==> flow/design.v <==
module sync_high (
    input wire clk,
    input wire n_rst,
    input wire async_in,
    output reg sync_out
);
reg meta;
always_ff @( posedge clk, negedge n_rst ) 
begin : RESET_HIGH_SYNCHRONIZER
    if(n_rst == 1'b0)
    begin
        meta <= 1'b1;
        sync_out <= 1'b1;
    end
    else
    begin
        meta <= async_in;
        sync_out <= meta;
    end
end
endmodule
module sync_low (
    input wire clk,
    input wire n_rst,
    input wire async_in,
    output reg sync_out
);
reg meta;
always_ff @( posedge clk, negedge n_rst ) 
begin : RESET_LOW_SYNCHRONIZER
    if(n_rst == 1'b0)
    begin
        meta <= 1'b0;
        sync_out <= 1'b0;
    end
    else
    begin
        meta <= async_in;
        sync_out <= meta;
    end
end
endmodule
module eop_detect
(
    input wire clk,
    input wire n_rst,
    input wire d_plus_sync,
    input wire d_minus_sync,
    input wire shift_enable,
    output reg eop
);
reg pmand;
reg nxt_eop;
always_comb begin: NXT_EOP
    if(shift_enable) begin
        nxt_eop = pmand;
    end
    else begin
        nxt_eop = eop;
    end
end
always_ff @(posedge clk, negedge n_rst) begin: REGISTER
    if(!n_rst) begin
        eop <= 1'b0;
    end
    else begin
        eop <= nxt_eop;
    end
end
assign pmand = ~(d_plus_sync | d_minus_sync);
endmodule
module decoder
(
    input wire clk,
    input wire n_rst,
    input wire d_plus_sync,
    input wire shift_enable,
    output reg d_orig
);
reg old_data;
reg new_data;
reg nxt_old;
reg nxt_new;
always_comb begin : NEXT_VALUE
    nxt_old = old_data;
    nxt_new = new_data;
    if(shift_enable) begin
       nxt_new = d_plus_sync;
       nxt_old = new_data; 
    end
end
always_ff @(posedge clk, negedge n_rst) begin
    if(!n_rst) begin
       new_data <= 1'b1;
       old_data <= 1'b1; 
    end
    else begin
        new_data <= nxt_new;
        old_data <= nxt_old; 
    end
end
assign d_orig = ~(new_data ^ old_data);
endmodule
module edge_detector
(
    input wire clk,
    input wire n_rst,
    input wire d_plus_sync,
    output reg d_edge
);
reg old_d_plus;
always_ff @(posedge clk, negedge n_rst) begin
    if(!n_rst) begin
        old_d_plus <= 1'b1;
    end
    else begin
        old_d_plus <= d_plus_sync;
    end
end
assign d_edge = (old_d_plus & (!d_plus_sync)) | ((!old_d_plus) & d_plus_sync);
endmodule
module flex_counter_rx #(
    NUM_CNT_BITS = 4
) (
    input reg clk,
    input reg n_rst,
    input reg clear,
    input reg count_enable,
    input reg [NUM_CNT_BITS-1:0] rollover_val,
    output reg [NUM_CNT_BITS-1:0] count_out,
    output reg rollover_flag
);
reg [NUM_CNT_BITS-1:0] next_output;
reg next_rollover_flag;
always_ff @(posedge clk, negedge n_rst) 
begin : OUTPUT
    if(n_rst == 0)  
    begin
        count_out <= 0;
        rollover_flag <= 0;
    end
    else
    begin
        count_out <= next_output;
        rollover_flag <= next_rollover_flag;
    end
end
always_comb 
begin : NEXT_STATE
    if(clear == 1)
    begin
      next_output = 0;
      next_rollover_flag = 0;
    end
    else if(count_enable == 1'b1)
    begin
        if(count_out == rollover_val)
        begin
            next_output = 1;
            next_rollover_flag = 0;
        end
        else if(count_out == rollover_val-1)
        begin
            next_output = count_out + 1;
            next_rollover_flag = 1;
        end
        else
        begin
            next_output = count_out + 1;
            next_rollover_flag = 0;
        end
    end
    else
    begin
        next_output = count_out;
        next_rollover_flag = rollover_flag;
    end
end
endmodule
module timer
(
    input wire clk,
    input wire n_rst,
    input wire d_edge,
    input wire disable_timer,
    output reg shift_enable,
    output reg byte_received
);
typedef enum logic [1:0] { STROBE_CLEAR, COUNT_TO_4, COUNT_TO_8 } statetype1;
typedef enum logic [2:0] { BYTE_IDLE, BYTE_CLEAR, BYTE_WAIT_ONE_BIT, BYTE_COUNT, BYTE_RESET } statetype2;
statetype1 state1;
statetype1 nxt_state1;
statetype2 state2;
statetype2 nxt_state2;
reg strobe_clear;
reg strobe_enable;
reg [3:0] strobe_rollovervalue;
reg [3:0] strobe_count;
reg shift_enable1;
reg byte_disable;
reg byte_enable;
reg byte_clear;
reg [3:0] byte_rollovervalue;
reg [3:0] byte_count;
always_comb begin: SHIFT_ENABLE_NEXT_STATE
    nxt_state1 = state1;
    case(state1)
        STROBE_CLEAR: begin
            nxt_state1 = COUNT_TO_4;
        end
        COUNT_TO_4: begin
            if(shift_enable)
                nxt_state1 = COUNT_TO_8;
        end
        COUNT_TO_8: begin
            if(d_edge)
                nxt_state1 = COUNT_TO_4;
        end
    endcase
end
always_ff @(posedge clk, negedge n_rst) begin: SHIFT_ENABLE_REGISTER
    if(!n_rst) begin
        state1 <= STROBE_CLEAR;
    end
    else begin
        state1 <= nxt_state1;
    end
end
always_comb begin:  SHIFT_ENABLE_OUTPUT_LOGIC
    strobe_clear = 1'b0;
    strobe_enable = 1'b0;
    strobe_rollovervalue = '0;
    case(state1)
        STROBE_CLEAR: begin
            strobe_clear = 1'b1;
        end
        COUNT_TO_4: begin
            strobe_enable = 1'b1;
            strobe_rollovervalue = 4'd1;
        end
        COUNT_TO_8: begin
            strobe_enable = 1'b1;
            strobe_rollovervalue = 4'd8;
        end
    endcase
    if(d_edge)
        strobe_clear = 1'b1;
end
flex_counter_rx
CORE1(
    .clk(clk),
    .n_rst(n_rst),
    .clear(strobe_clear),
    .count_enable(strobe_enable),
    .rollover_val(strobe_rollovervalue),
    .count_out(strobe_count),
    .rollover_flag(shift_enable1)
);
always_comb begin: SHIFT_ENABLE
    if(d_edge)
        shift_enable = 1'b0;
    else
        shift_enable = shift_enable1;
end
always_comb begin: BYTE_RECEIVED_NEXT_STATE
    nxt_state2 = state2;
    case(state2)
        BYTE_IDLE: begin
            if(d_edge)
                nxt_state2 = BYTE_CLEAR;
        end
        BYTE_CLEAR: begin
            nxt_state2 = BYTE_WAIT_ONE_BIT;
        end
        BYTE_WAIT_ONE_BIT: begin
            if(shift_enable)
                nxt_state2 = BYTE_COUNT;
        end
        BYTE_COUNT: begin
            if(disable_timer)
                nxt_state2 = BYTE_IDLE;
            else if(byte_received)
                nxt_state2 = BYTE_RESET;
        end
        BYTE_RESET: begin
            nxt_state2 = BYTE_COUNT;
        end
    endcase
end
always_ff @(posedge clk, negedge n_rst) begin: BYTE_RECEIVED_REGISTER
    if(!n_rst) begin
        state2 <= BYTE_IDLE;
    end
    else begin
        state2 <= nxt_state2;
    end
end
always_comb begin:  BYTE_RECEIVED_OUTPUT_LOGIC
    byte_disable = 1'b0;
    byte_clear = 1'b0;
    byte_rollovervalue = '0;
    case(state2)
        BYTE_IDLE: begin
            byte_disable = 1'b1;
        end
        BYTE_CLEAR: begin
            byte_clear = 1'b1;
        end
        BYTE_WAIT_ONE_BIT: begin
            byte_disable = 1'b1;
        end
        BYTE_COUNT: begin
            byte_rollovervalue = 4'd8;
        end
        BYTE_RESET: begin
            byte_clear = 1'b1;
        end
    endcase
end
always_comb begin: BYTE_TIMER_ENABLE_LOGIC
    byte_enable = 1'b0;
    if(byte_disable)
        byte_enable = 1'b0;
    else if(shift_enable)
        byte_enable = 1'b1;
end
flex_counter_rx
CORE2(
    .clk(clk),
    .n_rst(n_rst),
    .clear(byte_clear),
    .count_enable(byte_enable),
    .rollover_val(byte_rollovervalue),
    .count_out(byte_count),
    .rollover_flag(byte_received)
);
endmodule
module rcu
(
    input wire clk,
    input wire n_rst,
    input wire d_edge,
    input wire shift_enable,
    input wire byte_received,
    input wire [7:0] p_out,
    input wire [7:0] old_2_byte,
    input wire [7:0] new_2_byte,
    input wire eop,
    input wire done_2,
    input wire done_64,
    output reg disable_timer,
    output reg rcving,
    output reg flush,
    output reg r_error,
    output reg store_pid,
    output reg load_buf,
    output reg w_enable,
    output reg ready
);
typedef enum logic [4:0] { IDLE, EIDLE, RESET, READING_SYNC, CHECKING_SYNC, READ_PID, CHECKSTORE_PID,
                            READ_DATA, RECEIVED_DATA, STORE_DATA, WAIT_FOR_EOP, READ_ADRESS, RECEIVED_ADRESS,
                            ADRESS_DONE, ADRESS_CHECK, ADRESS_CORRECT, WAIT, EOP1, ERROR, ERROR_EOP1  
                            } statetype;
statetype state;
statetype nxt_state;
always_comb begin: NEXT_STATE
    nxt_state = state;
    case(state)
        IDLE: begin
            if(d_edge)
                nxt_state = RESET;
        end
        EIDLE: begin
            if(d_edge)
                nxt_state = RESET;
        end
        RESET: begin
            nxt_state = READING_SYNC;
        end
        READING_SYNC: begin
            if(byte_received)
                nxt_state = CHECKING_SYNC;
        end
        CHECKING_SYNC: begin
            if(p_out == 8'b10000000)
                nxt_state = READ_PID;
            else
                nxt_state = ERROR;
        end
        READ_PID: begin
            if(byte_received)
                nxt_state = CHECKSTORE_PID;
        end
        CHECKSTORE_PID: begin
            if((p_out == 8'b11010010) || (p_out == 8'b01011010) || (p_out == 8'b00011110))
                nxt_state = WAIT;
            else if((p_out == 8'b11100001) || (p_out == 8'b01101001))
                nxt_state = READ_ADRESS;
            else if((p_out == 8'b11000011) || (p_out == 8'b01001011))
                nxt_state = READ_DATA;
            else
                nxt_state = ERROR;
        end
        WAIT: begin
            if(eop && shift_enable)
                nxt_state = EOP1;
        end
        READ_ADRESS: begin
            if(byte_received)
                nxt_state = RECEIVED_ADRESS;
            else if(eop && shift_enable)
                nxt_state = ERROR_EOP1;
        end
        RECEIVED_ADRESS: begin
            nxt_state = ADRESS_DONE;
        end
        ADRESS_DONE: begin
            if(!done_2)
                nxt_state = READ_ADRESS;
            else
                nxt_state = ADRESS_CHECK;
        end
        ADRESS_CHECK: begin
            if((old_2_byte[6:0] == 7'b0000001) && ({new_2_byte[2:0], old_2_byte[7]} == 4'b0001))
                nxt_state = ADRESS_CORRECT;
            else
                nxt_state = ERROR;
        end
        ADRESS_CORRECT: begin
            if(eop && shift_enable)
                nxt_state = EOP1;
        end
        READ_DATA: begin
            if(byte_received)
                nxt_state = RECEIVED_DATA;
            else if(eop && shift_enable)
                nxt_state = ERROR_EOP1;
        end
        RECEIVED_DATA: begin
            if(!done_2)
                nxt_state = WAIT_FOR_EOP;
            else
                nxt_state = STORE_DATA;
        end
        STORE_DATA: begin
            if(!done_64)
                nxt_state = WAIT_FOR_EOP;
            else
                nxt_state = ERROR;
        end
        WAIT_FOR_EOP: begin
            if(!eop && shift_enable)
                nxt_state = READ_DATA;
            else if(eop && shift_enable && done_2)
                nxt_state = EOP1;
            else if(eop && shift_enable && !done_2)
                nxt_state = ERROR_EOP1;
        end
        EOP1: begin
            if(eop && shift_enable)
                nxt_state = IDLE;
        end
        ERROR: begin
            if(eop && shift_enable)
                nxt_state = ERROR_EOP1;
        end
        ERROR_EOP1: begin
            if(eop && shift_enable)
                nxt_state = EIDLE;
        end
    endcase
end
always_ff @(posedge clk, negedge n_rst) begin: STATE_REGISTER
    if(!n_rst)
        state <= IDLE;
    else
        state <= nxt_state;
end
always_comb begin: OUTPUT_LOGIC
    disable_timer = 1'b0;
    rcving = 1'b0;
    flush = 1'b0;
    r_error = 1'b0;
    store_pid = 1'b0;
    load_buf = 1'b0;
    w_enable = 1'b0;
    ready = 1'b0;
    case(state)
        IDLE: begin
            disable_timer = 1'b1;
        end
        EIDLE: begin
            r_error = 1'b1;
            disable_timer = 1'b1;
        end
        RESET: begin
            rcving = 1'b1;
            flush = 1'b1;
        end
        READING_SYNC: begin
            rcving = 1'b1;
        end
        CHECKING_SYNC: begin
            rcving = 1'b1;
        end
        READ_PID: begin
            rcving = 1'b1;
        end
        CHECKSTORE_PID: begin
            rcving = 1'b1;
            store_pid = 1'b1;
        end
        WAIT: begin
            rcving = 1'b1;
        end
        READ_ADRESS: begin
            rcving = 1'b1;
        end
        RECEIVED_ADRESS: begin
            rcving = 1'b1;
            load_buf = 1'b1;
        end
        ADRESS_DONE: begin
            rcving = 1'b1;
        end
        ADRESS_CHECK: begin
            rcving = 1'b1;
        end
        ADRESS_CORRECT: begin
            rcving = 1'b1;
        end
        READ_DATA: begin
            rcving = 1'b1;
        end
        RECEIVED_DATA: begin
            rcving = 1'b1;
            load_buf = 1'b1;
        end
        STORE_DATA: begin
            rcving = 1'b1;
            w_enable = 1'b1;
            ready = 1'b1;
        end
        WAIT_FOR_EOP: begin
            rcving = 1'b1;
        end
        ERROR: begin
            r_error = 1'b1;
            rcving = 1'b1;
        end
        ERROR_EOP1: begin
            r_error = 1'b1;
        end
    endcase
end
endmodule
module flex_stp_sr # (
    NUM_BITS = 4,
    SHIFT_MSB = 1
) (
    input wire clk,
    input wire n_rst,
    input wire shift_enable,
    input wire serial_in,
    output reg [NUM_BITS-1:0] parallel_out
);
reg [NUM_BITS-1:0] next_output;
always_ff @(posedge clk, negedge n_rst) 
begin : SHIFT_REG_FLIPFLOP
    if(n_rst == 0)
    begin
        parallel_out <= '1;
    end
    else
    begin
        parallel_out <= next_output;
    end
end
always_comb begin : NEXT_OUTPUT
    if(shift_enable)
    begin
        if(SHIFT_MSB)
        begin
            next_output = { parallel_out [NUM_BITS-2:0], serial_in};
        end
        else
        begin
            next_output = {serial_in,  parallel_out[NUM_BITS-1:1]};
        end
    end
    else
    begin
        next_output = parallel_out;
    end
end
endmodule
module stp_sr_8_lsb
(
  input wire clk,
  input wire n_rst,
  input wire d_orig,
  input wire shift_enable,
  output wire [7:0] p_out 
);
  flex_stp_sr #(
    .SHIFT_MSB(0),
    .NUM_BITS(8)
    )
  CORE(
    .clk(clk),
    .n_rst(n_rst),
    .serial_in(d_orig),
    .shift_enable(shift_enable),
    .parallel_out(p_out)
  );
endmodule
module rx_data_ready_reg
(
    input wire clk,
    input wire n_rst,
    input wire ready,
    input wire [6:0] buffer_occupancy,
    output reg rx_data_ready
);
typedef enum logic  { RIDLE, READY } statetype;
statetype nxt_state;
statetype state;
always_comb begin: NEXT_STATE_LOGIC
    nxt_state = state;
    case(state)
        RIDLE: begin
            if(ready)
                nxt_state = READY;
        end
        READY: begin
            if(buffer_occupancy == '0)
                nxt_state = RIDLE;
        end
    endcase
end
always_comb begin: OUTPUT_LOGIC
    rx_data_ready = 0;
    if(state == READY)
        rx_data_ready = 1;
end
always_ff @(posedge clk, negedge n_rst) begin : REGISTER
    if(!n_rst)
    begin
        state <= RIDLE;
    end
    else
    begin
        state <= nxt_state;
    end
end
endmodule
module rx_packet_reg
(
    input wire clk,
    input wire n_rst,
    input wire store_pid,
    input wire [7:0] p_out,
    output reg [3:0] rx_packet
);
reg [3:0] nxt_rx_packet;
always_comb begin : NXT_RX_PACKET
    nxt_rx_packet = rx_packet;
    if(store_pid) begin
        case (p_out)
        8'b11100001: begin  
            nxt_rx_packet = 4'b0001;
        end
        8'b01101001: begin  
            nxt_rx_packet = 4'b1001;
        end
        8'b11000011: begin  
            nxt_rx_packet = 4'b0011;
        end
        8'b01001011: begin  
            nxt_rx_packet = 4'b1011;
        end
        8'b11010010: begin  
            nxt_rx_packet = 4'b0010;
        end
        8'b01011010: begin  
            nxt_rx_packet = 4'b1010;
        end
        8'b00011110: begin  
            nxt_rx_packet = 4'b1110;
        end  
        endcase
    end
end
always_ff @(posedge clk, negedge n_rst) begin : REGISTER
    if(!n_rst)
    begin
        rx_packet <= '0;
    end
    else
    begin
        rx_packet <= nxt_rx_packet;
    end
end
endmodule
module store_2_byte_buffer
(
    input wire clk,
    input wire n_rst,
    input wire load_buf,
    input wire flush,
    input wire [7:0] p_out,
    output reg [7:0] new_2_byte,
    output reg [7:0] old_2_byte,
    output reg [7:0] rcv_data
);
reg [7:0] nxt_new_2_byte;
reg [7:0] nxt_old_2_byte;
reg [7:0] nxt_rcv_data;
always_comb begin: NXT_VALUE
    nxt_new_2_byte = new_2_byte;
    nxt_old_2_byte = old_2_byte;
    nxt_rcv_data = rcv_data;
    if(flush) begin
        nxt_new_2_byte = '0;
        nxt_old_2_byte = '0;
        nxt_rcv_data = '0;
    end
    else if(load_buf) begin
        nxt_new_2_byte = p_out;
        nxt_old_2_byte = new_2_byte;
        nxt_rcv_data = old_2_byte;
    end
end
always_ff @(posedge clk, negedge n_rst) begin: REGISTER
    if(!n_rst) begin
        new_2_byte <= '0;
        old_2_byte <= '0;
        rcv_data <= '0;
    end
    else begin
        new_2_byte <= nxt_new_2_byte;
        old_2_byte <= nxt_old_2_byte;
        rcv_data <= nxt_rcv_data;
    end
end
endmodule
module count_to_2
(
    input wire clk,
    input wire n_rst,
    input wire flush, 
    input wire load_buf,
    output reg done_2
);
reg [1:0] count;
reg [1:0] nxt_count;
always_comb begin: NEXT_COUNT
    nxt_count = count;
    if(flush)
        nxt_count = '0;
    else if(load_buf) begin
        if(count == 2'b10)
            nxt_count = count;
        else
            nxt_count = count + 1;
    end
end
always_ff @(posedge clk, negedge n_rst) begin: REGISTER
    if(!n_rst)
        count <= '0;
    else
        count <= nxt_count;
end
always_comb begin: OUTPUT_LOGIC
    if(count == 2'b10)
        done_2 = 1'b1;
    else
        done_2 = 1'b0;
end
endmodule
module count_to_64
(
    input wire clk,
    input wire n_rst,
    input wire flush,
    input wire w_enable,
    output reg done_64
);
reg [6:0] count;
reg [6:0] nxt_count;
always_comb begin: NEXT_COUNT
    nxt_count = count;
    if(flush)
        nxt_count = '0;
    else if(w_enable) begin
        if(count == 7'd64)
            nxt_count = count;
        else
            nxt_count = count + 1;
    end
end
always_ff @(posedge clk, negedge n_rst) begin: REGISTER
    if(!n_rst)
        count <= '0;
    else
        count <= nxt_count;
end
always_comb begin: OUTPUT_LOGIC
    if(count == 7'd64)
        done_64 = 1'b1;
    else
        done_64 = 1'b0;
end
endmodule
module rcv_block
(
    input wire clk,
    input wire n_rst,
    input wire d_plus,
    input wire d_minus,
    input wire [6:0] buffer_occupancy,
    output reg rx_error,
    output reg rx_transfer_active,
    output reg flush,
    output reg rx_data_ready,
    output reg [3:0] rx_packet,
    output reg w_enable,
    output reg [7:0] rcv_data
);
reg d_plus_sync;
reg d_minus_sync;
reg eop;
reg shift_enable;
reg byte_received;
reg d_orig;
reg d_edge;
reg disable_timer;
reg [7:0] p_out;
reg [7:0] new_2_byte;
reg [7:0] old_2_byte;
reg done_2;
reg done_64;
reg store_pid;
reg load_buf;
reg ready;
sync_high SYNC_HIGH(
    .clk(clk),
    .n_rst(n_rst),
    .async_in(d_plus),
    .sync_out(d_plus_sync)
);
sync_low SYNC_LOW(
    .clk(clk),
    .n_rst(n_rst),
    .async_in(d_minus),
    .sync_out(d_minus_sync)
);
eop_detect EOP_DETECTOR(
    .clk(clk),
    .n_rst(n_rst),
    .d_plus_sync(d_plus_sync),
    .d_minus_sync(d_minus_sync),
    .shift_enable(shift_enable),
    .eop(eop)
);
decoder DECODER(
    .clk(clk),
    .n_rst(n_rst),
    .d_plus_sync(d_plus_sync),
    .shift_enable(shift_enable),
    .d_orig(d_orig)
);
edge_detector EDGE_DETECTOR(
    .clk(clk),
    .n_rst(n_rst),
    .d_plus_sync(d_plus_sync),
    .d_edge(d_edge)
);
timer TIMER(
    .clk(clk),
    .n_rst(n_rst),
    .d_edge(d_edge),
    .disable_timer(disable_timer),
    .shift_enable(shift_enable),
    .byte_received(byte_received)
);
rcu RCU(
    .clk(clk),
    .n_rst(n_rst),
    .d_edge(d_edge),
    .shift_enable(shift_enable),
    .byte_received(byte_received),
    .p_out(p_out),
    .old_2_byte(old_2_byte),
    .new_2_byte(new_2_byte),
    .eop(eop),
    .done_2(done_2),
    .done_64(done_64),
    .disable_timer(disable_timer),
    .rcving(rx_transfer_active),
    .flush(flush),
    .r_error(rx_error),
    .store_pid(store_pid),
    .load_buf(load_buf),
    .w_enable(w_enable),
    .ready(ready)
);
stp_sr_8_lsb SHIFT_REGISTER(
    .clk(clk),
    .n_rst(n_rst),
    .d_orig(d_orig),
    .shift_enable(shift_enable),
    .p_out(p_out)
);
rx_data_ready_reg READY(
    .clk(clk),
    .n_rst(n_rst),
    .ready(ready),
    .buffer_occupancy(buffer_occupancy),
    .rx_data_ready(rx_data_ready)
);
rx_packet_reg PACKET(
    .clk(clk),
    .n_rst(n_rst),
    .store_pid(store_pid),
    .p_out(p_out),
    .rx_packet(rx_packet)
);
store_2_byte_buffer STORE_2_BYTE(
    .clk(clk),
    .n_rst(n_rst),
    .load_buf(load_buf),
    .flush(flush),
    .p_out(p_out),
    .new_2_byte(new_2_byte),
    .old_2_byte(old_2_byte),
    .rcv_data(rcv_data)
);
count_to_2 COUNT_TO_2(
    .clk(clk),
    .n_rst(n_rst),
    .flush(flush),
    .load_buf(load_buf),
    .done_2(done_2)
);
count_to_64 COUNT_TO_64(
    .clk(clk),
    .n_rst(n_rst),
    .flush(flush),
    .w_enable(w_enable),
    .done_64(done_64)
);
endmodule
module flex_counter #(
    parameter NUM_CNT_BITS = 4
)
(
    input logic clk,
    input logic n_rst,
    input logic clear,
    input logic count_enable,
    input logic [NUM_CNT_BITS - 1:0] rollover_val,
    output logic [NUM_CNT_BITS - 1:0] count_out,
    output logic rollover_flag
);
logic [NUM_CNT_BITS - 1:0] count_next;
logic rollover_flag_next;
always_ff @( posedge clk, negedge n_rst ) begin
    if (!n_rst) begin
        count_out <= '0;
        rollover_flag <= '0;
    end
    else begin
        count_out <= count_next;
        rollover_flag <= rollover_flag_next;
    end
end
always_comb begin
    if(clear) begin
        count_next = '0;
    end
    else if (count_enable) begin
        if (rollover_val == count_out) begin
            count_next = 4'b1;               
        end
        else begin
            count_next = count_out + 1;
        end
    end
    else begin
        count_next = count_out;
    end
    if (clear) begin
        rollover_flag_next = 0;
    end
    else if (rollover_val == count_next) begin
        rollover_flag_next = 1;  
    end          
    else begin
        rollover_flag_next = 0;
    end
end
endmodule
module flex_pts_sr #(
    parameter NUM_BITS = 4,
    parameter SHIFT_MSB = 1
) (
    input logic clk,
    input logic n_rst,
    input logic shift_enable,
    input logic load_enable,
    input logic [NUM_BITS - 1:0] parallel_in,
    output logic serial_out
);
    logic [NUM_BITS - 1:0] next_parallel_out;
    logic [NUM_BITS - 1:0] parallel_out;
    always_ff @( posedge clk, negedge n_rst ) begin
        if(!n_rst) begin
            parallel_out <= '1;
        end
        else begin
            parallel_out <= next_parallel_out;
        end
    end
    always_comb begin
        if (load_enable) begin
            next_parallel_out = parallel_in;
        end
        else if (shift_enable) begin
            if (SHIFT_MSB) begin
                next_parallel_out = {parallel_out[NUM_BITS - 2:0], 1'b1};
            end
            else begin
                next_parallel_out = {1'b1, parallel_out[NUM_BITS - 1:1]};
            end
        end
        else begin
            next_parallel_out = parallel_out;
        end
    end
    always_comb begin
        if(!n_rst) begin
            serial_out = '1;
        end
        else begin
            if (SHIFT_MSB) begin
                serial_out = parallel_out[NUM_BITS - 1];
            end
            else begin
                serial_out = parallel_out[0];
            end
        end
    end
endmodule
module pts_sr_8_lsb
(
  input logic clk,
  input logic n_rst,
  input logic strobe,
  input logic strobe_middle,
  input logic [7:0] d_par,
  input logic pts_load_enable,
  input logic pts_shift_enable,
  output logic d_orig 
);
  flex_pts_sr #(
    .NUM_BITS(8),
    .SHIFT_MSB(0)
  )
  CORE(
    .clk(clk),
    .n_rst(n_rst),
    .parallel_in(d_par),
    .load_enable(pts_load_enable),
    .shift_enable(strobe),
    .serial_out(d_orig)
  );
endmodule
module packet_selecter (
    input logic sync_start,
    input logic pid_start,
    input logic [7:0] tx_packet_data,
    input logic [3:0] tx_packet,
    input logic crc_start,
    output logic [7:0] d_par
);
always_comb begin : selecter
    d_par = tx_packet_data;
    if (pid_start) begin
        case (tx_packet)
            4'b0001: begin
                d_par = 8'b11100001;
            end
            4'b1001: begin
                d_par = 8'b01101001;
            end
            4'b0010: begin
                d_par = 8'b11010010;
            end
            4'b1010: begin
                d_par = 8'b01011010;
            end
            4'b1110: begin
                d_par = 8'b00011110;
            end
            4'b0011: begin
                d_par = 8'b11000011;
            end
        endcase
    end
    if (sync_start) begin
        d_par = 8'b10000000;
    end
    if (crc_start) begin
        d_par = 8'b00000000;
    end
end
endmodule
module encoder (
    input logic clk,
    input logic strobe_middle,
    input logic strobe,
    input logic n_rst,
    input logic d_orig,
    output logic d_encoded
);
logic next_d_encoded;
always_ff @( posedge clk, negedge n_rst ) begin
    if (!n_rst) begin
        d_encoded <= '1;
    end
    else begin
        d_encoded <= next_d_encoded;
    end
end
always_comb begin
    if(strobe_middle) begin
        if (d_orig) begin
            next_d_encoded = d_encoded;       
        end
        else begin
            next_d_encoded = !d_encoded;        
        end
    end
    else begin
        next_d_encoded = d_encoded;  
    end
end
endmodule
module d_plus_selecter (
    input logic d_encoded,
    input logic eop,
    input logic idle,
    output logic d_plus_out
);
always_comb begin
    if (eop) begin
        d_plus_out = 0;
    end
    else if (idle) begin
        d_plus_out = 1;
    end
    else begin
        d_plus_out = d_encoded;
    end
end
endmodule
module d_minus_selecter (
    input logic d_encoded,
    input logic eop,
    input logic idle,
    output logic d_minus_out
);
always_comb begin
    if (eop) begin
        d_minus_out = 0;
    end
    else if (idle) begin
        d_minus_out = 0;
    end
    else begin
        d_minus_out = !d_encoded;
    end
end
endmodule
module timer_transmit(
  input logic clk,
  input logic n_rst,
  input logic timer_enable,
  input logic timer_clear,
  input logic tx_transfer_active,
  output logic byte_transmitted,
  output logic strobe,
  output logic strobe_middle
);
logic rollover_flag_8;
logic rollover_flag_9;
logic timer1_enable;
logic timer2_enable;
logic timer_inner_clear;
logic [3:0] count_out_bit;
typedef enum bit [3:0] { IDLE, CT8_1, CT8_1_CLEAR, CT8_2, CT8_2_CLEAR, CT9, CT9_CLEAR } stateType;
stateType state;
stateType next_state;
always_ff @( posedge clk, negedge n_rst ) begin
    if (!n_rst) begin
        state <= IDLE;
    end
    else begin
        state <= next_state;
    end
end
assign byte_transmitted = (rollover_flag_8 || rollover_flag_9);
always_comb begin : NXT_LOGIC
    next_state = state;
      case (state)
          IDLE: begin
              next_state = CT8_1;
          end
          CT8_1: begin
              if (rollover_flag_8) begin
                  next_state = CT8_1_CLEAR;
              end
          end
          CT8_1_CLEAR: begin
            next_state = CT8_2;
          end
          CT8_2: begin
              if (rollover_flag_8) begin
                  next_state = CT8_2_CLEAR;
              end
          end
          CT8_2_CLEAR: begin
            next_state = CT9;
          end
          CT9: begin
              if (rollover_flag_9) begin
                  next_state = CT9_CLEAR;
              end
          end
          CT9_CLEAR: begin
            next_state = CT8_1;
          end
      endcase
end
always_comb begin : OUTPUT
  timer1_enable = 0;
  timer2_enable = 0;
  timer_inner_clear = 0;
  case (state)
      CT8_1: begin
          timer1_enable = 1;
      end
      CT8_1_CLEAR: begin
          timer_inner_clear = 1;
      end
      CT8_2: begin
          timer1_enable = 1;
      end
      CT8_2_CLEAR: begin
          timer_inner_clear = 1;
      end
      CT9: begin
          timer2_enable = 1;
      end
      CT9_CLEAR: begin
          timer_inner_clear = 1;
      end
  endcase
end
assign strobe_middle = tx_transfer_active ? (count_out_bit == 4'd4) : 0;
flex_counter #(
  .NUM_CNT_BITS(4)
) bit_counter_bit(
  .clk(clk),
  .n_rst(n_rst),
  .clear(timer_clear),
  .count_enable(timer1_enable || timer2_enable),
  .rollover_val(4'd8),
  .count_out(count_out_bit),
  .rollover_flag(strobe)
);
flex_counter #(
  .NUM_CNT_BITS(4)
) bit_counter_byte_8(
  .clk(clk),
  .n_rst(n_rst),
  .clear(timer_clear || timer_inner_clear),
  .count_enable(timer1_enable && strobe),
  .rollover_val(4'd8),
  .count_out(),
  .rollover_flag(rollover_flag_8)
);
flex_counter #(
  .NUM_CNT_BITS(4)
) bit_counter_byte_9(
  .clk(clk),
  .n_rst(n_rst),
  .clear(timer_clear || timer_inner_clear),
  .count_enable(timer2_enable && strobe),
  .rollover_val(4'd9),
  .count_out(),
  .rollover_flag(rollover_flag_9)
);
endmodule
module tmu (
    input logic clk,
    input logic n_rst,
    input logic strobe,
    input logic byte_transmitted,
    input logic [6:0] buffer_occupancy,
    input logic [3:0] tx_packet,
    output logic get_tx_packet_data,
    output logic tx_transfer_active,
    output logic tx_error,
    output logic timer_enable,
    output logic pid_start,
    output logic sync_start,
    output logic idle,
    output logic pts_load_enable,
    output logic pts_shift_enable,
    output logic timer_clear,
    output logic eop,
    output logic crc_start
);
    typedef enum bit [4:0] { IDLE, SYNC_load, SYNC, PID_load, PID, DATA_load, DATA, DATA_check, CRC_load_1, CRC_1, CRC_load_2, CRC_2, EOP_1, EOP_2, ERROR, IDLE_d_1, IDLE_d_2, IDLE_d_3} stateType;
    stateType state;
    stateType next_state;
    always_ff @( posedge clk, negedge n_rst ) begin
        if (!n_rst) begin
            state <= IDLE;
        end
        else begin
            state <= next_state;
        end
    end
    always_comb begin : NXT_LOGIC
    next_state = state;
        case (state)
            IDLE: begin
                if (tx_packet != 0) begin
                    if ((tx_packet == 4'b0011) && (!buffer_occupancy)) begin
                        next_state = ERROR;
                    end                    
                    else begin
                        next_state = SYNC_load; 
                    end 
                end
            end
            SYNC_load: begin
                next_state = SYNC;
            end
            SYNC: begin
                if (byte_transmitted) begin
                    next_state = PID_load;  
                end
            end
            PID_load: begin
                next_state = PID;
            end
            PID: begin
                if (byte_transmitted) begin
                    if ((tx_packet == 4'b0011) || (tx_packet == 4'b1011)) begin
                        next_state = DATA_load;
                    end
                    else if ((tx_packet == 4'b0001) || (tx_packet == 4'b1001)) begin
                        next_state = CRC_load_1;
                    end
                    else begin
                        next_state = EOP_1;
                    end
                end
            end
            DATA_load: begin
                next_state = DATA;
            end
            DATA: begin
                if (byte_transmitted) begin
                    next_state = DATA_check;
                end
            end
            DATA_check: begin
                if (buffer_occupancy) begin
                    next_state = DATA_load;
                end
                else begin
                    next_state = CRC_load_1;
                end
            end
            CRC_load_1: begin
                next_state = CRC_1;
            end
            CRC_1: begin
                if (byte_transmitted) begin
                    next_state = CRC_load_2;
                end
            end
            CRC_load_2: begin
                next_state = CRC_2;
            end
            CRC_2: begin
                if (byte_transmitted) begin
                    next_state = EOP_1;
                end
            end
            EOP_1: begin
                if (strobe) begin
                    next_state = EOP_2;
                end
            end
            EOP_2: begin
                if (strobe) begin
                    next_state = IDLE_d_1;
                end
            end
            IDLE_d_1: begin
                next_state = IDLE_d_2;
            end
            IDLE_d_2: begin
                next_state = IDLE_d_3;
            end
            IDLE_d_3: begin
                next_state = IDLE;
            end
            ERROR: begin
                if (byte_transmitted) begin
                    next_state = IDLE;
                end
            end
        endcase
    end
    always_comb begin : OUTPUT
        timer_enable = 0;
        timer_clear = 0;
        sync_start = 0;
        pid_start = 0;
        get_tx_packet_data = 0;
        tx_error = 0;
        eop = 0;
        tx_transfer_active = 0;
        pts_load_enable = 0;
        pts_shift_enable = 0;
        idle = 0;
        crc_start = 0;
        case (state)
            IDLE: begin
                timer_clear = 1;
                idle = 1;
            end
            SYNC_load: begin
                tx_transfer_active = 1;
                pts_load_enable = 1;
                sync_start = 1;
            end
            SYNC: begin
                timer_enable = 1;
                tx_transfer_active = 1;
                pts_shift_enable = 1;
            end
            PID_load: begin
                tx_transfer_active = 1;
                pts_load_enable = 1;
                pid_start = 1;
            end
            PID: begin
                timer_enable = 1;
                tx_transfer_active = 1;
                pts_shift_enable = 1;
            end
            DATA_load: begin
                tx_transfer_active = 1;
                pts_load_enable = 1;
            end
            DATA: begin
                tx_transfer_active = 1;
                pts_shift_enable = 1;
                timer_enable = 1;
            end
            DATA_check: begin
                get_tx_packet_data = 1;
                tx_transfer_active = 1;
            end
            CRC_load_1: begin
                tx_transfer_active = 1;
                pts_load_enable = 1;
                crc_start = 1;
            end
            CRC_1: begin
                timer_enable = 1;
                tx_transfer_active = 1;
                pts_shift_enable = 1;
            end
            CRC_load_2: begin
                tx_transfer_active = 1;
                pts_load_enable = 1;
                crc_start = 1;
            end
            CRC_2: begin
                timer_enable = 1;
                tx_transfer_active = 1;
                pts_shift_enable = 1;
            end
            EOP_1: begin
                eop = 1;
                tx_transfer_active = 1;
            end
            EOP_2: begin
                eop = 1;
                tx_transfer_active = 1;
            end
            ERROR: begin
                tx_error = 1;
                tx_transfer_active = 1;
                pts_load_enable = 1;
            end
            IDLE_d_1: begin
                idle = 1;
            end
            IDLE_d_2: begin
                idle = 1;
            end
            IDLE_d_3: begin
                idle = 1;
            end
        endcase
    end
endmodule
module usb_transmitter (
  input logic clk,
  input logic n_rst,
  input logic [6:0] buffer_occupancy,
  input logic [3:0] tx_packet,
  input logic [7:0] tx_packet_data,
  output logic get_tx_packet_data,
  output logic tx_transfer_active,
  output logic tx_error,
  output logic d_plus_out,
  output logic d_minus_out
);
  logic [7:0] d_par;
  logic d_orig;
  logic d_encoded;
  logic eop;
  logic timer_clear;
  logic timer_enable;
  logic byte_transmitted;
  logic strobe;
  logic sync_start;
  logic pid_start;
  logic idle;
  logic pts_load_enable;
  logic pts_shift_enable;
  logic crc_start;
  logic strobe_middle;
  packet_selecter packet_selecter (
    .sync_start(sync_start),
    .pid_start(pid_start),
    .tx_packet_data(tx_packet_data),
    .tx_packet(tx_packet),
    .d_par(d_par),
    .crc_start(crc_start)
  );
  pts_sr_8_lsb pts_sr_8_lsb (
    .clk(clk),
    .n_rst(n_rst),
    .strobe(strobe),
    .strobe_middle(strobe_middle),
    .pts_load_enable(pts_load_enable),
    .pts_shift_enable(pts_shift_enable),
    .d_par(d_par),
    .d_orig(d_orig)
  );
  encoder encoder (
    .clk(clk),
    .strobe(strobe),
    .strobe_middle(strobe_middle),
    .n_rst(n_rst),
    .d_orig(d_orig),
    .d_encoded(d_encoded)
  );
  d_plus_selecter d_plus_selecter (
    .eop(eop),
    .d_encoded(d_encoded),
    .d_plus_out(d_plus_out),
    .idle(idle)
  );
  d_minus_selecter d_minus_selecter (
    .eop(eop),
    .d_encoded(d_encoded),
    .d_minus_out(d_minus_out),
    .idle(idle)
  );
  timer_transmit timer(
    .clk(clk),
    .n_rst(n_rst),
    .timer_enable(timer_enable),
    .timer_clear(timer_clear),
    .tx_transfer_active(tx_transfer_active),
    .byte_transmitted(byte_transmitted),
    .strobe(strobe),
    .strobe_middle(strobe_middle)
  );
  tmu tmu(
    .clk(clk),
    .n_rst(n_rst),
    .byte_transmitted(byte_transmitted),
    .pts_load_enable(pts_load_enable),
    .pts_shift_enable(pts_shift_enable),
    .strobe(strobe),
    .buffer_occupancy(buffer_occupancy),
    .sync_start(sync_start),
    .pid_start(pid_start),
    .timer_enable(timer_enable),
    .timer_clear(timer_clear),
    .get_tx_packet_data(get_tx_packet_data),
    .tx_transfer_active(tx_transfer_active),
    .tx_error(tx_error),
    .eop(eop),
    .tx_packet(tx_packet),
    .idle(idle),
    .crc_start(crc_start)
  );
endmodule
module get_ptr_controller (
    input logic clk,
    input logic n_rst,
    input logic clr,
    input logic get_rx_data,
    input logic get_tx_packet_data,
    input logic [6:0] buffer_occupancy,
    output logic [6:0] get_ptr
);
    logic [6:0] next_get_ptr;
    always_ff @( posedge clk, negedge n_rst ) begin
        if (!n_rst) begin
            get_ptr <= 0;
        end
        else begin
            get_ptr <= next_get_ptr;
        end
    end
    always_comb begin
        if (clr) begin
            next_get_ptr = 0;
        end
        else if ((get_rx_data || get_tx_packet_data) && (get_ptr < 64) && (buffer_occupancy)) begin
            next_get_ptr = get_ptr + 1;
        end
        else begin
            next_get_ptr = get_ptr;
        end
    end
endmodule
module store_ptr_controller (
    input logic clk,
    input logic n_rst,
    input logic clr,
    input logic store_rx_packet_data,
    input logic store_tx_data,
    input logic [6:0] buffer_occupancy,
    output logic [6:0] store_ptr
);
    logic [6:0] next_store_ptr;
    always_ff @( posedge clk, negedge n_rst ) begin
        if (!n_rst) begin
            store_ptr <= 0;
        end
        else begin
            store_ptr <= next_store_ptr;
        end
    end
    always_comb begin
        if (clr) begin
            next_store_ptr = 0;
        end
        else if ((store_tx_data || store_rx_packet_data) && (store_ptr < 64)) begin
            next_store_ptr = store_ptr + 1;
        end
        else begin
            next_store_ptr = store_ptr;
        end
    end
endmodule
module fifo_ram (
    input logic clk,
    input logic n_rst,
    input logic [7:0] tx_data,
    input logic [7:0] rx_packet_data,
    input logic [6:0] store_ptr,
    input logic [6:0] get_ptr,
    input logic store_rx_packet_data,
    input logic store_tx_data,
    output logic [6:0] buffer_occupancy,
    output logic [7:0] tx_packet_data,
    output logic [7:0] rx_data
);
logic [7:0] FIFO_reg [63:0];
logic [7:0] next_FIFO_reg [63:0];
logic [6:0] buffer_count;
genvar i;
generate
    for (i = 0; i < 64; i++)
        always_ff @( posedge clk, negedge n_rst ) begin
            if (!n_rst) begin
                FIFO_reg[i] <= 0;
            end
            else begin
                FIFO_reg[i] <= next_FIFO_reg[i];
            end 
        end
endgenerate
generate
    for(i = 0; i< 64; i++)
        always_comb begin
            if ((store_rx_packet_data || store_tx_data) && (store_ptr[5:0] == i)) begin
                if (store_tx_data) begin
                    next_FIFO_reg[i] = tx_data;
                end
                else begin
                    next_FIFO_reg[i] = rx_packet_data;
                end
            end
            else begin
                next_FIFO_reg[i] = FIFO_reg[i];
            end
        end
endgenerate
always_comb begin
    rx_data = FIFO_reg[get_ptr[5:0]];
    tx_packet_data = FIFO_reg[get_ptr[5:0]];
    buffer_count = store_ptr - get_ptr;
    if (buffer_count == 64 || buffer_count == -64) begin
        buffer_occupancy = 64;
    end
    else begin
        buffer_occupancy = buffer_count % 64;
    end
end
endmodule
module buffer (
    input logic clk,
    input logic n_rst,
    input logic store_tx_data,
    input logic store_rx_packet_data,
    input logic get_rx_data,
    input logic get_tx_packet_data,
    input logic [7:0] tx_data,
    input logic [7:0] rx_packet_data,
    input logic clear,
    input logic flush,
    output logic [6:0] buffer_occupancy,
    output logic [7:0] rx_data,
    output logic [7:0] tx_packet_data
);
logic [6:0] store_ptr;
logic [6:0] get_ptr;
logic clr;
assign clr = (flush || clear);
store_ptr_controller store_ptr_controller (
    .clk(clk),
    .n_rst(n_rst),
    .clr(clr),
    .store_rx_packet_data(store_rx_packet_data),
    .store_tx_data(store_tx_data),
    .store_ptr(store_ptr),
    .buffer_occupancy(buffer_occupancy)
);
get_ptr_controller get_ptr_controller (
    .clk(clk),
    .n_rst(n_rst),
    .clr(clr),
    .get_rx_data(get_rx_data),
    .get_tx_packet_data(get_tx_packet_data),
    .get_ptr(get_ptr),
    .buffer_occupancy(buffer_occupancy)
);
fifo_ram fifo_ram (
    .clk(clk),
    .n_rst(n_rst),
    .tx_data(tx_data),
    .rx_packet_data(rx_packet_data),
    .store_ptr(store_ptr),
    .get_ptr(get_ptr),
    .store_rx_packet_data(store_rx_packet_data),
    .store_tx_data(store_tx_data),
    .buffer_occupancy(buffer_occupancy),
    .tx_packet_data(tx_packet_data),
    .rx_data(rx_data)
);
endmodule
module ahb_slave
(
  input logic clk,
  input logic n_rst,
  input  logic hsel,
  input  logic [3:0] haddr,
  input  logic [1:0] htrans,
  input  logic [1:0] hsize,
  input  logic hwrite,
  input  logic [31:0] hwdata,
  output logic [31:0] hrdata,
  output logic hresp,
  output logic hready,
  input  logic [3:0] rx_packet,
  input  logic rx_data_ready,
  input  logic rx_transfer_active,
  input  logic rx_error,
  output logic dmode,
  input  logic [6:0] buffer_occupancy,
  input  logic [7:0] rx_data,
  output logic get_rx_data,
  output logic store_tx_data,
  output logic [7:0] tx_data,
  output logic clear,
  output logic [3:0] tx_packet,
  input logic tx_transfer_active,
  input logic tx_error
);
  localparam OUT   = 4'b0001;  
  localparam IN    = 4'b1001;  
  localparam DATA0 = 4'b0011;  
  localparam DATA1 = 4'b1011;  
  localparam ACK   = 4'b0010;  
  localparam NAK   = 4'b1010;  
  localparam STALL = 4'b1110;  
  logic [13:0] [7:0] slavedata, next_slavedata;
  logic [31:0] next_hrdata;
  logic [3:0]  next_haddr;
  logic [3:0] next_address;
  logic [3:0] addr;
  logic next_hwrite;
  logic next_hsize;
  logic read, write;
  logic next_read, next_write;
  typedef enum {DATA_IDLE, READ, DATA_WRITE, BYTE1, BYTE2, BYTE3, BYTE4} stateTYPE;
  stateTYPE data_state, next_data_state;
  typedef enum {IDLE, WRITE, CHECK, CLEAR} state;
  state tx_state, next_state_tx;
  state flush_state, next_state_flush;
  assign hready = (hresp) ? 1'b0: 1'b1;
  always_comb begin : D_MODE
    dmode = 1'b0;
    if (rx_transfer_active) begin
      dmode = 1'b1;
    end
  end
  always_comb begin : FLUSH_BUFFER_CONTROL_REGISTER
      next_state_flush = flush_state;
      case (flush_state)
          IDLE: begin
            if (haddr == 13 && hwrite && hsel && !hresp) begin 
              next_state_flush = WRITE;
            end
          end
          WRITE: begin
            next_state_flush = CHECK;
          end
          CHECK: begin
            if (buffer_occupancy == '0) begin
              next_state_flush = CLEAR;
            end
          end
          CLEAR: begin 
            next_state_flush = IDLE;
          end
      endcase
  end
  assign clear = slavedata[13][0];
  always_comb begin : TX_PACKET_CONTROL_REGISTER
      next_state_tx = tx_state;
      case (tx_state)
          IDLE  : if (hsel && hwrite && !hresp && haddr == 12) next_state_tx = WRITE;
          WRITE : if (tx_transfer_active) next_state_tx = CHECK;
          CHECK: if (!tx_transfer_active) next_state_tx = CLEAR;
          CLEAR : next_state_tx = IDLE;
      endcase
  end
  always_comb begin : TX_PACKET_OUTPUT
    tx_packet = 0;
    if(slavedata[12] == 1) begin  
      tx_packet = DATA0;
    end else if(slavedata[12] == 2) begin
      tx_packet = ACK;
    end else if(slavedata[12] == 3) begin
      tx_packet = NAK;
    end else if(slavedata[12] == 4) begin
      tx_packet = STALL; 
    end else begin
      tx_packet = '0;
    end
  end
    always_comb begin : DB_STATE
      next_data_state = data_state;
      next_read = read;
      next_write = write;
      case (data_state)
        DATA_IDLE : begin 
          if (next_slavedata[10][0]) begin
            next_data_state = READ;
          end else if (!hresp && hsel && hwrite && (next_address == 0)) begin
            next_data_state = DATA_WRITE;
          end
        end
        DATA_WRITE : begin
          next_data_state = BYTE1;
          next_write = 1;
        end
        READ  : begin
          next_data_state = BYTE1;
          next_read = 1;
        end
        BYTE1 : begin 
            next_data_state = (slavedata[11][0]) ? DATA_IDLE:BYTE2;
            next_read = (slavedata[11][0])? 0:read;
            next_write = (slavedata[11][0])? 0:write;
        end
        BYTE2 : begin 
            next_data_state = (slavedata[11][1]) ? DATA_IDLE:BYTE3;
            next_read = (slavedata[11][1])? 0:read;
            next_write = (slavedata[11][1])? 0:write;
        end
        BYTE3 : next_data_state = BYTE4;
        BYTE4 : begin 
            next_data_state = DATA_IDLE;
            next_read = 0;
            next_write = 0;
        end
        default: next_data_state = DATA_IDLE;
      endcase
    end
  always_comb begin : WRITE_DATA_OUTPUT
    tx_data       = '0;
    store_tx_data = '0;
    if (write)
      store_tx_data = 1'b1;
    if(write) begin
      case (data_state)
        BYTE1 : tx_data = slavedata[0];
        BYTE2 : tx_data = slavedata[1];
        BYTE3 : tx_data = slavedata[2];
        BYTE4 : tx_data = slavedata[3];
      endcase
    end
  end
  assign get_rx_data = read;
  always_comb begin : ADDRESS_MAPPING
    hresp = 0;
    next_address = addr;
    if (hsel) begin
      if ((hwrite && (haddr < 10) && (haddr > 3)) || (haddr > 13) || (hsize == 3))  
        hresp = 1; 
      else
        case (hsize)
          2'd0 : next_address = haddr;  
          2'd1 : next_address = haddr & ~2'd1;  
          2'd2 : next_address = haddr & ~2'd3;  
        endcase
    end
  end
  always_comb begin : RECEIVE_DATA  
    next_hrdata = hrdata;
    if (hsel && !hwrite && !hresp) begin  
      if ((!hwrite && next_hwrite) && (next_haddr == haddr))  
        next_hrdata = hwdata;  
      else begin
        case (hsize)
          0: begin  
            case (haddr[1:0])
              2'd0: next_hrdata = {24'd0, slavedata[next_address]};
              2'd1: next_hrdata = {16'd0, slavedata[next_address],  8'd0};
              2'd2: next_hrdata = { 8'd0, slavedata[next_address], 16'd0};
              2'd3: next_hrdata = {slavedata[next_address], 24'd0};
            endcase
          end 
          1: begin  
            case (haddr[1:0])
              2'd0, 2'd1: next_hrdata = {16'd0, slavedata[next_address + 4'd1], slavedata[next_address]};
              2'd2, 2'd3: next_hrdata = {slavedata[next_address + 4'd1], slavedata[next_address], 16'd0};
            endcase
          end
          2: begin
          next_hrdata = {(next_address < 4'd12) ? slavedata[next_address + 4'd3] : 8'h00,
                         (next_address < 4'd12) ? slavedata[next_address + 4'd2] : 8'h00,
                         slavedata[next_address + 4'd1], slavedata[next_address]};  
          end
        endcase
      end
    end
  end
  always_comb begin : WRITE_FROM_AHB
    next_slavedata[8]  = {1'b0,buffer_occupancy};  
    next_slavedata[13:9] = slavedata[13:9];  
    if (tx_state == CLEAR) begin 
      next_slavedata[12] = '0; 
    end
    if (flush_state == CLEAR) begin
      next_slavedata[13] = '0;  
    end
    next_slavedata[7:6] = '0;  
    if (rx_error) begin
      next_slavedata[6] = 1;
    end
    if (tx_error) begin
      next_slavedata[7] = 1;
    end
    next_slavedata[5:4] = '0;  
    if (rx_transfer_active) begin
      next_slavedata[5][0] = 1'b1;
    end
    if (tx_transfer_active) begin
      next_slavedata[5][1] = 1'b1;
    end
    if (rx_data_ready) begin
      next_slavedata[4][0] = 1'b1;
    end
    case (rx_packet)
      IN: begin
        next_slavedata[4][1] = 1'b1;
      end
      OUT: begin
        next_slavedata[4][2] = 1'b1;
      end
      ACK: begin
        next_slavedata[4][3] = 1'b1;
      end
      NAK: begin
        next_slavedata[4][4] = 1'b1;
      end
    endcase
  next_slavedata[3:0]= slavedata[3:0];  
    if(write)begin
      case (data_state)
        DATA_WRITE, BYTE1, BYTE2, BYTE3: next_slavedata[9] = 8'h1;
        BYTE4: next_slavedata[9] = 8'h0;
      endcase
    end
    if (data_state == DATA_WRITE)
      next_slavedata[3:0] = hwdata;
    if(read) begin
    case (data_state)
      BYTE1 : begin
        next_slavedata[0] = rx_data;
        if (slavedata[11][0]) begin
          next_slavedata[10] = '0;
        end
      end
      BYTE2 : 
      begin
        next_slavedata[1] = rx_data;
        if (slavedata[11][1]) begin
          next_slavedata[10] = '0;
        end
      end
      BYTE3 : next_slavedata[2] = rx_data;
      BYTE4 : 
        begin 
          next_slavedata[3] = rx_data;
          next_slavedata[10] = '0;
        end
    endcase
    end
    if (hsel && (htrans != 2'b00)) begin
      case (hsize)
        0 : next_slavedata[11] = 1;
        1 : next_slavedata[11] = 2;
        2 : next_slavedata[11] = 4;
      endcase
    end
    if (hsel & next_hwrite && (addr > 9)) begin  
      case (next_hsize)
        0: begin
          case (addr[1:0])
            2'd0 : next_slavedata[addr] = hwdata[7:0];
            2'd1 : next_slavedata[addr] = hwdata[15:8];
            2'd2 : next_slavedata[addr] = hwdata[23:16];
            2'd3 : next_slavedata[addr] = hwdata[31:24];
          endcase
        end 
        1: begin
          case (addr[1:0])
            2'd0, 2'd1: begin
              if (addr < 4'd13) next_slavedata[addr + 4'd1] = hwdata[15:8];
              next_slavedata[addr] = hwdata[7:0];
            end
            2'd2: begin
              next_slavedata[addr + 4'd1] = hwdata[31:24];
              next_slavedata[addr] = hwdata[23:16];
            end
          endcase
        end
        2: begin
          {next_slavedata[addr+3],next_slavedata[addr+2],next_slavedata[addr+1],next_slavedata[addr]} = hwdata;
        end
      endcase
    end
  end
  always_ff @( posedge clk, negedge n_rst ) begin : FLIP_FLOPS_FOR_ALL
      if (!n_rst) begin
        tx_state <= IDLE;
        flush_state <= IDLE;
        data_state <= DATA_IDLE;
        slavedata <= '0;
        read  <= '0;
        write <= '0;
        addr <= '0;
        hrdata <= '0;
        next_haddr  <= '0;
        next_hwrite <= '0;
        next_hsize <= '0;
      end else begin
        data_state <= next_data_state;
        tx_state <= next_state_tx;
        flush_state <= next_state_flush;
        slavedata <= next_slavedata;
        read  <= next_read;
        write <= next_write;
        addr <= next_address;
        hrdata <= next_hrdata;
        next_haddr  <= haddr;
        next_hwrite <= hwrite;
        next_hsize <= hsize;
      end
  end
endmodule
module usb_top_level(
    input logic clk,
    input logic n_rst,
    input logic hsel,
    input logic [3:0] haddr,
    input logic [1:0] htrans,
    input logic  [1:0] hsize,
    input logic hwrite,
    input logic [31:0] hwdata,
    output logic [31:0] hrdata,
    output logic hresp,
    output logic hready,
    output logic d_mode,
    input logic d_plus_in,
    input logic d_minus_in,
    output logic d_plus_out,
    output logic d_minus_out,
    output logic [6:0] buffer_occupancy,
    output logic get_rx_data,
    output logic [3:0] tx_packet,
    output logic tx_transfer_active
);
logic [3:0] rx_packet;
logic rx_data_ready;
logic rx_transfer_active;
logic rx_error;
logic store_rx_packet_data;
logic [7:0] rx_packet_data;
logic flush;
logic [7:0] rx_data;
logic store_tx_data;
logic [7:0] tx_data;
logic clear;
logic tx_error;
logic get_tx_packet_data;
logic [7:0] tx_packet_data;
ahb_slave AHB_SLAVE(
    .clk(clk),
    .n_rst(n_rst),
    .hsel(hsel),
    .hwrite(hwrite),
    .hsize(hsize),
    .haddr(haddr),
    .htrans(htrans),
    .hwdata(hwdata),
    .hrdata(hrdata),
    .hresp(hresp),
    .hready(hready),
    .dmode(d_mode),
    .rx_packet(rx_packet),
    .rx_data_ready(rx_data_ready),
    .rx_transfer_active(rx_transfer_active),
    .rx_error(rx_error),
    .buffer_occupancy(buffer_occupancy),
    .rx_data(rx_data),
    .get_rx_data(get_rx_data),
    .store_tx_data(store_tx_data),
    .tx_data(tx_data),
    .clear(clear),
    .tx_packet(tx_packet),
    .tx_transfer_active(tx_transfer_active),
    .tx_error(tx_error)
);
buffer BUFFER(
    .clk(clk),
    .n_rst(n_rst),
    .store_tx_data(store_tx_data),
    .store_rx_packet_data(store_rx_packet_data),
    .get_rx_data(get_rx_data),
    .get_tx_packet_data(get_tx_packet_data),
    .tx_data(tx_data),
    .rx_packet_data(rx_packet_data),
    .clear(clear),
    .flush(flush),
    .buffer_occupancy(buffer_occupancy),
    .rx_data(rx_data),
    .tx_packet_data(tx_packet_data)
);
usb_transmitter TRANSMITTER(
    .clk(clk),
    .n_rst(n_rst),
    .buffer_occupancy(buffer_occupancy),
    .tx_packet(tx_packet),
    .tx_packet_data(tx_packet_data),
    .get_tx_packet_data(get_tx_packet_data),
    .tx_transfer_active(tx_transfer_active),
    .tx_error(tx_error),
    .d_plus_out(d_plus_out),
    .d_minus_out(d_minus_out)
);
rcv_block RECEIVER(
    .clk(clk),
    .n_rst(n_rst),
    .d_plus(d_plus_in),
    .d_minus(d_minus_in),
    .buffer_occupancy(buffer_occupancy),
    .rx_error(rx_error),
    .rx_transfer_active(rx_transfer_active),
    .flush(flush),
    .rx_data_ready(rx_data_ready),
    .rx_packet(rx_packet),
    .w_enable(store_rx_packet_data),
    .rcv_data(rx_packet_data)
);
endmodule
From RTL to reports: usb_top_level
What the tools print for usb_top_level, step after step.
Lines are those of the file above, counted from 1.
Operators: Yosys type, input widths -> output width; for muxes data width and select width s.
Library cell names are shortened.
{"block": "design", "top_module": "usb_top_level", "clock": "clk", "library": "sky130hd", "lib_corner": "tt_025C_1v80"}

After elaboration
Source: Yosys, flattened and elaborated. Widths are those after wreduce. Registers that Yosys merges into a memory's read port (data or address) are not register bits. Print and check cells do not count. Equal cells are merged and count once.
Memory sizes are those after Yosys's memory passes, which may raise the word count (mostly to a power of two), join words into wider ones and drop unused or constant bits.
{"block": "classes", "add_sub_neg": 16, "mul": 0, "div_mod_pow": 0, "compare": 8, "n_eq": 297, "n_shift": 4, "mux": 304, "bitwise": 11, "n_reduce_logical": 178}
{"block": "ops", "op": "$mux 8", "n": 138}
{"block": "ops", "op": "$pmux 8 s64", "n": 1}
{"block": "ops", "op": "$pmux 112 s4", "n": 1}
{"block": "ops", "op": "$pmux 112 s2", "n": 2}
{"block": "ops", "op": "$eq 6x6->1 const B", "n": 64}
{"block": "ops", "op": "$pmux 32 s4", "n": 3}
{"block": "ops", "op": "$shiftx 112x32->8", "n": 3}
{"block": "ops", "op": "$mux 32", "n": 10}
{"block": "ops", "op": "$mux 112", "n": 2}
{"block": "ops", "op": "$eq 32x2->1 const B", "n": 6}
{"block": "ops", "op": "$eq 6x5->1 const B", "n": 32}
{"block": "ops", "op": "$pmux 5 s18", "n": 2}
Other operator kinds: 104; their cells: 554.
{"block": "bits", "register_bits": 885, "latchBits": 0, "mem_bits_rw": 0, "rom_bits": 640, "clocked_rd_ports_x_width": 0, "memories": 2, "input_bits": 46, "output_inout_bits": 50, "wordCells": 930}
{"block": "memory_table", "name": "(no name shown)", "words": 32, "width": 12, "read_ports": 1, "write_ports": 0, "line_no": 1445, "rtl": "case (state)"}
{"block": "memory_table", "name": "(no name shown)", "words": 32, "width": 8, "read_ports": 1, "write_ports": 0, "line_no": 488, "rtl": "case(state)"}

Logic depth
Depth = most cells in a row (Yosys ltp): at word level without a register or memory, in the mapped netlist without a sequential cell, where the memories' decode and read muxes count.
{"block": "depth", "depth_word": 14, "ABC_AREA": 0, "ltp_mapped": 14, "ltp_nobuf": 12}

Mapped cells and area
The flow's flattened synthesis, as Yosys stat reports it; memories are mapped. The netlist is that of the ABC_AREA named above (0 if unset); the other value can give another one.
{"block": "types", "type": "dfrtp_1", "n": 782, "type_area_um2": 1.96E+04}
{"block": "types", "type": "a21oi_1", "n": 548, "type_area_um2": 2742.63}
{"block": "types", "type": "nand3_1", "n": 487, "type_area_um2": 2.44E+03}
{"block": "types", "type": "nor2_1", "n": 554, "type_area_um2": 2.08E+03}
{"block": "types", "type": "nand2_1", "n": 472, "type_area_um2": 1.77E+03}
{"block": "types", "type": "o21ai_0", "n": 282, "type_area_um2": 1.41E+03}
{"block": "types", "type": "mux2i_1", "n": 117, "type_area_um2": 1.17E+03}
{"block": "types", "type": "clkbuf_1", "n": 302, "type_area_um2": 1.13E+03}
{"block": "types", "type": "nand4_1", "n": 131, "type_area_um2": 819.536}
{"block": "types", "type": "dfstp_2", "n": 27, "type_area_um2": 709.43}
Other cell types: 84; their cells: 948.
{"block": "synth_totals", "cells": 4650, "area_um2": 40710.3, "sequential_area_um2": 20278.2, "ffs": 809, "n_buf": 372}
By module: a second synthesis without flattening, with its own total; a netlist apart from the flattened one above.
{"block": "hier_totals", "hier_cells": 4424, "area_unflattened_um2": 41621.2}
Rows give one instance, submodules left out.
{"block": "by_module", "mod": "fifo_ram", "n_inst": 1, "cells": 2313, "area_um2": 22091.2, "mod_seq_area_um2": 12812.3}
{"block": "by_module", "mod": "ahb_slave", "n_inst": 1, "cells": 1239, "area_um2": 11322.1, "mod_seq_area_um2": 4282.9}
{"block": "by_module", "mod": "flex_counter (NUM_CNT_BITS=4)", "n_inst": 3, "cells": 51, "area_um2": 416.6, "mod_seq_area_um2": 125.1}
{"block": "by_module", "mod": "rcu", "n_inst": 1, "cells": 143, "area_um2": 1033.5, "mod_seq_area_um2": 125.1}
{"block": "by_module", "mod": "store_2_byte_buffer", "n_inst": 1, "cells": 77, "area_um2": 989.7, "mod_seq_area_um2": 600.6}
{"block": "by_module", "mod": "flex_counter_rx", "n_inst": 2, "cells": 41, "area_um2": 379.1, "mod_seq_area_um2": 125.1}
{"block": "by_module", "mod": "tmu", "n_inst": 1, "cells": 89, "area_um2": 625.6, "mod_seq_area_um2": 125.1}
Further modules, not shown: 25.

Path before layout
Source: OpenSTA report_checks on the synthesized netlist (no wires, ideal clock, input and output delay 20% of the period each), path of least setup slack; recovery checks are left aside. Register names are those of the netlist, which keeps one name where synthesis merged equal registers.
{"block": "synth_timing", "path_type": "reg2out", "from": "register BUFFER.store_ptr_controller.store_ptr[0]", "to": "output port buffer_occupancy[1]", "clock_period_ps": 10000, "output_delay_ps": 2000, "t_first_pin_ps": 0, "arrival_time_ps": 2812, "t_required_ps": 8000, "setup_slack_ps": 5188, "path_delay_ps": 2812, "path_stages": 11, "path_buffers": 0, "period_less_setup_slack_ps": 4812}
"path_delay_ps" is the arrival time less input delay plus setup time.
At an output port there is no setup time.
"path_stages": output pins that drive a net of the path, with the launching flip-flop's if there is one; two outputs of one cell count as two.
"period_less_setup_slack_ps" = period - worst setup slack (recovery checks aside). The figure is calculated, with input and output delays left at 20% of the set period.
The rows between start and end are the longest chain of elaborated cells between them; the timing report does not say that the signal goes this way. Where chains are equally long, one stands for them.
A line is the first line of the expression or statement that the cell stems from. Yosys adds cells for indexed reads and writes and turns some case tables into memories.
{"block": "synth_between", "path_cell_list": "dfrtp_1 inv_1 ha_1 inv_1 fa_1 a21o_1 a21oi_1 xnor2_1 nor4_1 nor3b_1 nor2b_1", "elab_chain_cells": 3, "cone_cells": 3, "lines_between": 2, "classes_between": "add/sub (1); eq/ne (1); mux (1)"}
{"block": "synth_lines", "element": "start, declared", "line_no": 1661, "rtl": "output logic [6:0] store_ptr"}
{"block": "synth_lines", "element": "start, assigned", "line_no": 1666, "rtl": "store_ptr <= 0;"}
{"block": "synth_lines", "element": "start, assigned", "line_no": 1669, "rtl": "store_ptr <= next_store_ptr;"}
{"block": "synth_lines", "element": "$sub 7x7->7", "line_no": 1731, "rtl": "buffer_count = store_ptr - get_ptr;"}
{"block": "synth_lines", "element": "$eq 7x7->1", "line_no": 1732, "rtl": "if (buffer_count == 64 || buffer_count == -64) begin"}
{"block": "synth_lines", "element": "$mux 7", "line_no": 1732}
{"block": "synth_lines", "element": "end, declared", "line_no": 2142, "rtl": "output logic [6:0] buffer_occupancy,"}
Some nets on the timed path still bear RTL names; the line given drives or declares the net.
{"block": "synth_named_nets", "net": "buffer_occupancy[4]", "line_no": 1732}
{"block": "synth_named_nets", "net": "buffer_occupancy[6]", "line_no": 1732}

Worst path after layout
From the final timing report of run A: the path of least setup slack in the routed layout; clock arrival at registers is part of the times.
The path's times are printed in steps of 10 ps; the period is the one set.
{"block": "layout_timing", "path_type": "reg2out", "from": "register BUFFER.get_ptr_controller.get_ptr[2]", "to": "output port buffer_occupancy[6]", "clock_period_ps": 8440, "output_delay_ps": 1690, "t_first_pin_ps": 750, "arrival_time_ps": 5040, "t_required_ps": 6750, "setup_slack_ps": 1710, "path_stages": 11, "path_buffers": 2}
The rows between start and end are the longest chain of elaborated cells between them; the timing report does not say that the signal goes this way. Where chains are equally long, one stands for them.
{"block": "layout_between", "path_cell_list": "dfrtp_1 clkbuf_1 clkinv_1 ha_1 o21ai_0 a21boi_0 o21ai_0 a21boi_0 nor2_1 nor3b_1 clkdlybuf4s50_1", "elab_chain_cells": 3, "cone_cells": 3, "lines_between": 2, "classes_between": "add/sub (1); eq/ne (1); mux (1)"}
{"block": "layout_lines", "element": "start, declared", "line_no": 1631, "rtl": "output logic [6:0] get_ptr"}
{"block": "layout_lines", "element": "start, assigned", "line_no": 1636, "rtl": "get_ptr <= 0;"}
{"block": "layout_lines", "element": "start, assigned", "line_no": 1639, "rtl": "get_ptr <= next_get_ptr;"}
{"block": "layout_lines", "element": "$sub 7x7->7", "line_no": 1731, "rtl": "buffer_count = store_ptr - get_ptr;"}
{"block": "layout_lines", "element": "$eq 7x7->1", "line_no": 1732, "rtl": "if (buffer_count == 64 || buffer_count == -64) begin"}
{"block": "layout_lines", "element": "$mux 7", "line_no": 1732}
{"block": "layout_lines", "element": "end, declared", "line_no": 2142, "rtl": "output logic [6:0] buffer_occupancy,"}

Top module usb_top_level; platform sky130hd; tools Yosys and OpenROAD; 3 stored runs in no particular order. Input and output delays are each 20% of the period that was set; the output load is 0.01 pF.
By "period_less_ws_ps" is meant the clock period of the run minus its worst setup slack. This is arithmetic on one report: input and output delays are still those of the set period (20% each).
By "worst_setup_path_time_ps" is meant the share of the clock period that the worst setup path is allowed (20% is reserved at inputs, 20% at outputs), minus its slack. Clock arrival times at its registers enter into it.
"power_total_mw" rests on the timing tool's default activity at the inputs, not on a simulated workload.
"worst_setup_path_time_ps" is known to 10 ps.

{"run": "run A", "settings": { "ABC_AREA": 0, "CAP_MARGIN": 40, "CORE_ASPECT_RATIO": 1.22, "CORE_UTILIZATION": 34, "CTS_CLUSTER_SIZE": 72, "GPL_ROUTABILITY_DRIVEN": 1, "GPL_TIMING_DRIVEN": 0, "PLACE_DENSITY": 0.88, "SETUP_SLACK_MARGIN": 0.2, "SLEW_MARGIN": 30, "period_ns": 8.44, "CORE_MARGIN": 2 }, "results": { "worst_setup_path_time_ps": 5040, "worst_setup_path_type": "reg2out", "yosys.chip_area_um2": 40710.3, "post_route_util_pct": 40.4, "power_total_mw": 12.626, "total_negative_slack_ps": 0, "period_less_ws_ps": 6727, "worst_hold_slack_ps": 348, "finish.stdcell_area_um2": 48099.9, "die_um2": 122534.0, "setup_ws_ps": 1713 }}
{"run": "run B", "settings": { "ABC_AREA": 0, "CAP_MARGIN": 10, "CELL_PAD_IN_SITES_DETAIL_PLACEMENT": 2, "CELL_PAD_IN_SITES_GLOBAL_PLACEMENT": 1, "CORE_ASPECT_RATIO": 0.66, "CORE_UTILIZATION": 34, "CTS_CLUSTER_SIZE": 72, "GPL_ROUTABILITY_DRIVEN": 0, "GPL_TIMING_DRIVEN": 0, "HOLD_SLACK_MARGIN": -0.09, "MAX_ROUTING_LAYER": "met5", "MIN_ROUTING_LAYER": "met2", "PLACE_DENSITY": 0.88, "SETUP_SLACK_MARGIN": 0.2, "SLEW_MARGIN": 25, "period_ns": 8.44, "CORE_MARGIN": 2 }, "outcome": "unfinished; error GRT-0116 in routing"}
{"run": "run C", "settings": { "ABC_AREA": 1, "CORE_ASPECT_RATIO": 0.53, "CORE_UTILIZATION": 29, "GPL_TIMING_DRIVEN": 1, "MAX_ROUTING_LAYER": "met4", "MIN_ROUTING_LAYER": "met2", "PLACE_DENSITY_LB_ADDON": 0.17, "TNS_END_PERCENT": 70, "period_ns": 4.02, "CAP_MARGIN": 20, "CORE_MARGIN": 2, "SLEW_MARGIN": 20 }, "outcome": "unfinished; error GRT-0116 in routing"}
